==> flow/design.v <==
module JAM (
input CLK,
input RST,
output reg [2:0] W,
output reg [2:0] J,
input [6:0] Cost,
output reg [3:0] MatchCount,
output reg [9:0] MinCost,
output reg Valid );
reg [5:0]state;
reg [2:0]num[0:7];
reg [4:0]ix;
reg [9:0]tempCost;
reg [4:0]changePoint;
reg [4:0]n;
reg [4:0]max_min_pos;
reg [4:0]max_min_value;
always @(posedge CLK or posedge RST) 
begin
    if(RST)
    begin
		  W <= 0;
		  J <= 0;
		  Valid <= 0;
		  num[0] <= 0;
		  num[1] <= 1;
		  num[2] <= 2;
		  num[3] <= 3;
		  num[4] <= 4;
		  num[5] <= 5;
		  num[6] <= 6;
		  num[7] <= 7;
		  state <= 0;
		  ix <= 1;
		  tempCost <= 0;
		  MatchCount <= 0;
		  MinCost <= 1023;
		  changePoint <= 0;
		  n <= 10;
		  max_min_pos <= 0;
		  max_min_value <= 10;
    end
    else 
    begin
		case(state)
			5'd0:
			begin
				if(ix > 8)
				begin
					if(tempCost < MinCost)
					begin
						MatchCount <= 1;
						MinCost <= tempCost;
					end
					else if(tempCost == MinCost)
					begin
						MatchCount <= MatchCount + 1;
					end
					ix <= 1;
					tempCost <= 0;
					state <= 1;
				end
				else if(ix == 8)
				begin
					tempCost <= tempCost + Cost;
					ix <= ix + 1;
				end
				else
				begin
					tempCost <= tempCost + Cost;
					W <= ix;
					J <= num[ix];
					ix <= ix + 1;
				end
			end
			5'd1:
			begin
				if(num[7] > num[6])
				begin
					num[6] <= num[7];
					num[7] <= num[6];
					state <= 0;
					W <= 0;
					J <= num[0];
				end
				else if(num[6] > num[5])
				begin
					 if(num[7] > num[5] && num[7] < num[6])
					 begin
						num[7] <= num[6];
						num[5] <= num[7];
						num[6] <= num[5];
						state <= 0;
						W <= 0;
						J <= num[0];
					 end
					 else
					 begin
						num[5] <= num[6];
						num[6] <= num[7];
						num[7] <= num[5];
						state <= 0;
						W <= 0;
						J <= num[0];
					 end
				end
				else if(num[5] > num[4])
				begin
						if(num[6] < num[4] && ((num[7] < num[4]) || num[5] < num[7]) )
						begin
							num[4] <= num[5];
							num[5] <= num[7];
							num[7] <= num[4];
						end
						else if(num[6] > num[4] && num[5] > num[6] && num[7] < num[4])
						begin
							num[4] <= num[6];
							num[5] <= num[7];
							num[6] <= num[4];
							num[7] <= num[5];
						end
						else if(num[7] > num[4] && num[7] < num[6] && num[7] < num[5])
						begin
							num[4] <= num[7];
							num[5] <= num[4];
							num[7] <= num[5];
						end
						state <= 0;
						W <= 0;
						J <= num[0];
				end
				else if(num[4] > num[3])
				begin
					changePoint <= 3;
					state <= 2;
					n <= 4;
				end
				else if(num[3] > num[2])
				begin
					changePoint <= 2;
					state <= 2;
					n <= 3;
				end
				else if(num[2] > num[1])
				begin
					changePoint <= 1;
					state <= 2;
					n <= 2;
				end
				else if(num[1] > num[0])
				begin
					changePoint <= 0;
					state <= 2;
					n <= 1;
				end
				else
					state <= 4;
			end
			5'd2:
			begin
				if(n >= 8)
				begin
					num[changePoint] <= num[max_min_pos];
					num[max_min_pos] <= num[changePoint];
					state <= 3;
					max_min_value <= 10;
				end
				else
				begin
					if(num[n] > num[changePoint] && num[n] < max_min_value)
					begin
						max_min_pos <= n;
						max_min_value <= num[n];
					end
					n <= n + 1;
				end
			end
			5'd3:
			begin
				if(changePoint == 4)
				begin
					num[5] <= num[7];
					num[7] <= num[5];
				end
				else if(changePoint == 3)
				begin
					num[4] <= num[7];
					num[5] <= num[6];
					num[6] <= num[5];
					num[7] <= num[4];
				end
				else if(changePoint == 2)
				begin
					num[3] <= num[7];
					num[4] <= num[6];
					num[6] <= num[4];
					num[7] <= num[3];
				end
				else if(changePoint == 1)
				begin
					num[2] <= num[7];
					num[3] <= num[6];
					num[4] <= num[5];
					num[5] <= num[4];
					num[6] <= num[3];
					num[7] <= num[2];
				end
				else if(changePoint == 0)
				begin
					num[1] <= num[7];
					num[2] <= num[6];
					num[3] <= num[5];
					num[5] <= num[3];
					num[6] <= num[2];
					num[7] <= num[1];
				end
					state <= 0;
					W <= 0;
					J <= num[0];
			end
			5'd4:
			begin
				Valid <= 1;
			end
		endcase
    end
end
endmodule
======== Tool chain data of JAM ========
What the tools print for JAM, step after step.
Lines are those of the file above, counted from 1.
Operators: Yosys type, input widths -> output width; for muxes data width and select width s.
Cell names lack the library's common part.
The mark - stands for no value.
set-up
  top ..................................... JAM
  clock ................................... CLK
  library ................................. sky130hd
  timing corner ........................... tt_025C_1v80

======== Word-level counts ========
Yosys after proc, flatten, opt, wreduce and memory -nomap, before mapping. Print and check cells are not counted. Equal cells are merged and count once.
bit counts
  flip-flop bits (word level) ............. 84
  input port bits ......................... 9
  cells after elaboration ................. 301
  output and inout port bits .............. 21
operators by class
  order comparisons ....................... 21
  reductions and logical operators ........ 39
  add/sub/neg operators ................... 4
  bitwise gates (word level) .............. 4
  equal/unequal tests ..................... 74
  muxes and demuxes ....................... 139
operator list
  kind                 number
  $mux 3               104
  $pmux 3 s8           4
  $mux 5               15
  $pmux 3 s3           6
  $eq 3x3->1 const B   16
  $gt 3x3->1           12
  $ne 2x2->1 const B   14
  $ne 4x4->1 const B   7
  $ne 3x3->1 const B   9
  $eq 3x2->1 const B   8
  $reduce_and 8->1     3
  $pmux 6 s4           1
  $ne 5x5->1 const B   4
  $reduce_and 6->1     3
  $pmux 3 s2           3
  $lt 3x3->1           5
  $reduce_and 3->1     5
  $eq 3x1->1 const B   4
  $logic_not 3->1      4
  $eq 6x2->1 const B   2
  $ne 6x6->1 const B   2
  $mux 6               2
  $lt 10x10->1         1
  $eq 10x10->1         1
  $add 10x7->10        1
  $reduce_bool 2->1    5
  $add 5x1->5 const B  2
  $eq 5x2->1 const B   2
Not listed: further kinds 24, cells in them 36.

======== Depth ========
Depth = most cells in a row (Yosys ltp): at word level without a register or memory, in the mapped netlist without a sequential cell, where the memories' decode and read muxes count.
depth
  word-level depth ........................ 10
  ABC_AREA ................................ 1
  mapped depth ............................ 17
  gate-level depth less buffers ........... 17

======== Synthesis result ========
Yosys stat after the flow's synthesis: flattened, memories mapped to cells. It holds for the ABC_AREA given above (unset counts as 0); a run with the other value may have another netlist.
synthesis totals
  flip-flop cells ......................... 79
  buffers ................................. 29
  mapped area ............................. 7317.0 um^2
  standard cells after synthesis .......... 1071
  sequential part of the area ............. 2011.9 um^2
cells by type
  cell      number
  dfrtp_1   51
  nand2_1   286
  ha_1      68
  dfstp_2   28
  nand3_1   95
  o21ai_0   82
  inv_1     108
  a21oi_1   70
  nor2_1    75
  nand4_1   27
  o211ai_1  22
  o21ai_1   16
  nand2_2   12
  nor2_2    12
  nand3_2   7
  a21oi_4   4
  o22ai_1   10
  inv_2     15
Other cell types: 34; their cells: 83.

======== Path before layout ========
OpenSTA on the mapped netlist: ideal clock, no wires. The path of least setup slack (recovery checks aside). Input and output delay are each 20% of the period. Register names are those of the netlist, which keeps one name where synthesis merged equal registers.
timing after synthesis
  kind .................................... input -> register
  from .................................... input port (name not given)
  to ...................................... register (name not given)
  arrival ................................. 2.766 ns
  stages on the path ...................... 10
  clock period ............................ 8.0 ns
  slack ................................... 5.107 ns
  path delay .............................. 1.293 ns
  path buffers ............................ 0
  external input delay .................... 1.600 ns
  period reached after synthesis .......... 2.893 ns
"path delay" = arrival - input delay + setup time.
"stages on the path": output pins that drive a net of the path, with the launching flip-flop's if there is one; two outputs of one cell count as two.
"period reached after synthesis" is the clock period less the worst setup slack; recovery checks do not enter. This is arithmetic on one report: input and output delays are still those of the set period (20% each).
The rows between start and end are the longest chain of elaborated cells between them; the timing report does not say that the signal goes this way. Where chains are equally long, one stands for them.
Each line given opens the expression or statement behind the cell; cells for indexed reads and writes are added by Yosys, which also makes memories of some case tables.
between the ends, after synthesis
  cells stage by stage .................... ha_1 fa_1 nand3_1 nand2_1 nand2_1 nand2_1 a21oi_1 nand2_1 nand2_1 o21ai_0
  length of the longest elaborated chain .. 2
  elaborated cells between the ends (all ways) .. 2
  those cells by class .................... add/sub: 1; mux: 1
ends and longest elaborated chain, after synthesis
  what             RTL line  RTL
  start, declared  6
  $add 10x7->10    70
  $mux 10          48        if(ix > 8)
  end, assigned    65
  end, assigned    70
  end, declared    13

======== Path in the finished layout ========
Path of least setup slack in the final report of flow run A (OpenROAD, finished layout, wires in). Where an end is a register, its clock arrival counts in the times.
timing after layout
  kind .................................... register -> register
  from .................................... register changePoint[1]
  to ...................................... register max_min_value[0]
  slack ................................... 1.68 ns
  path buffers ............................ 0
  stages on the path ...................... 16
  clock period ............................ 4.76 ns
  arrival ................................. 3.33 ns
The rows between start and end are the longest chain of elaborated cells between them; the timing report does not say that the signal goes this way. Where chains are equally long, one stands for them.
A register here has more assigning lines than the two given.
between the ends, after layout
  cells stage by stage .................... dfrtp_1 inv_1 ha_1 inv_2 o21ai_0 o22ai_2 ha_1 nand2_1 inv_1 nand3_1 nand2_1 inv_1 nor2_1 nand2_2 nand3_1 nand2_1
  length of the longest elaborated chain .. 8
  elaborated cells between the ends (all ways) .. 17
  those cells by class .................... compare: 1; eq/ne: 7; mux: 5; reduce/logical: 4
ends and longest elaborated chain, after layout
  what               RTL line  RTL
  start, declared    14        reg [4:0]changePoint;
  start, assigned    38        changePoint <= 0;
  start, assigned    134       changePoint <= 3;
  $eq 3x3->1         170       if(num[n] > num[changePoint] && num[n] < max_min_value)
  $pmux 3 s8         170
  $mux 3             161       if(n >= 8)
  $mux 3             45        case(state)
  $gt 3x3->1         170
  $logic_and 1x1->1  170
  $mux 5             170
  $mux 5             161
  end, assigned      166       max_min_value <= 10;
  end, assigned      173       max_min_value <= num[n];
  end, declared      17        reg [4:0]max_min_value;

Hand-over note for JAM

Below are 2 stored runs of the flow (Yosys, OpenROAD; platform sky130hd) on JAM, each with its settings and what was measured, unordered. Constraints: input delay and output delay 20% of the set period each, output load 0.01 pF.
By "achieved period" is meant the clock period of the run minus its worst setup slack. This is arithmetic on one report: input and output delays are still those of the set period (20% each).
"critical path time": the worst setup path's part of the clock period (all of it between registers, 20% less for each end at a port) less its slack. A launch clock that arrives late makes it longer, a capture clock that arrives late makes it shorter.
"total power of the final layout" is the tool's figure for a default switching activity; nothing was simulated.

======== flow run A ========
==> flow/run.sh <==
#!/bin/bash
# the make line also repeats the synthesis and layout settings of config.mk as NAME=value (left out here)
make -C /OpenROAD-flow-scripts/flow DESIGN_CONFIG=/design/flow/config.mk WORK_HOME=/design/flow/orfs CLKGATE_MAP_FILE= finish
==> flow/config.mk <==
export PLATFORM = sky130hd
export DESIGN_NAME = JAM
export DESIGN_NICKNAME = JAM
export VERILOG_FILES = /design/flow/design.v
export SDC_FILE = /design/flow/constraint.sdc
export NUM_CORES = 4
export LEC_CHECK = 0
export ABC_AREA = 1
export CAP_MARGIN = 20
export CELL_PAD_IN_SITES_GLOBAL_PLACEMENT = 1
export CORE_ASPECT_RATIO = 1.39
export CORE_MARGIN = 2
export CORE_UTILIZATION = 22
export GPL_ROUTABILITY_DRIVEN = 0
export MAX_ROUTING_LAYER = met4
export SETUP_SLACK_MARGIN = 1.08
export SLEW_MARGIN = 20
==> flow/constraint.sdc <==
create_clock -name core_clock -period 4.76 [get_ports {CLK}]
set_input_delay 0.9520 -clock core_clock [delete_from_list [all_inputs] [get_ports {CLK}]]
set_output_delay 0.9520 -clock core_clock [all_outputs]
set_load 0.01 [all_outputs]

-------- measured, flow run A --------
  Yosys chip area after synthesis ......... 7317.0 um^2
  die footprint ........................... 34753.6 um^2
  area of the standard cells in the finished layout .. 8324.2 um^2
  utilization after routing ............... 25.5 %
  worst setup slack after layout .......... 1.677 ns
  post-route setup TNS .................... 0.000 ns
  worst-case hold slack ................... 0.479 ns
  total power of the final layout ......... 0.001401 W
  achieved period ......................... 3.083 ns
  critical path time ...................... 3.08 ns
  worst path kind ......................... register -> register

======== flow run B ========
==> flow/run.sh <==
#!/bin/bash
# the make line also repeats the synthesis and layout settings of config.mk as NAME=value (left out here)
make -C /OpenROAD-flow-scripts/flow DESIGN_CONFIG=/design/flow/config.mk WORK_HOME=/design/flow/orfs CLKGATE_MAP_FILE= finish
==> flow/config.mk <==
export PLATFORM = sky130hd
export DESIGN_NAME = JAM
export DESIGN_NICKNAME = JAM
export VERILOG_FILES = /design/flow/design.v
export SDC_FILE = /design/flow/constraint.sdc
export NUM_CORES = 4
export LEC_CHECK = 0
export CAP_MARGIN = 25
export CELL_PAD_IN_SITES_DETAIL_PLACEMENT = 2
export CELL_PAD_IN_SITES_GLOBAL_PLACEMENT = 1
export CORE_ASPECT_RATIO = 1.03
export CORE_MARGIN = 7
export CORE_UTILIZATION = 64
export CTS_CLUSTER_DIAMETER = 313
export CTS_CLUSTER_SIZE = 37
export GPL_ROUTABILITY_DRIVEN = 0
export GPL_TIMING_DRIVEN = 0
export MIN_ROUTING_LAYER = met1
export PLACE_DENSITY_LB_ADDON = 0.09
export SETUP_SLACK_MARGIN = 0.2
export SLEW_MARGIN = 0
==> flow/constraint.sdc <==
create_clock -name core_clock -period 3.16 [get_ports {CLK}]
set_input_delay 0.6320 -clock core_clock [delete_from_list [all_inputs] [get_ports {CLK}]]
set_output_delay 0.6320 -clock core_clock [all_outputs]
set_load 0.01 [all_outputs]

-------- flow run B --------
  no final report: placement broke off with FLW-0024

End of note.
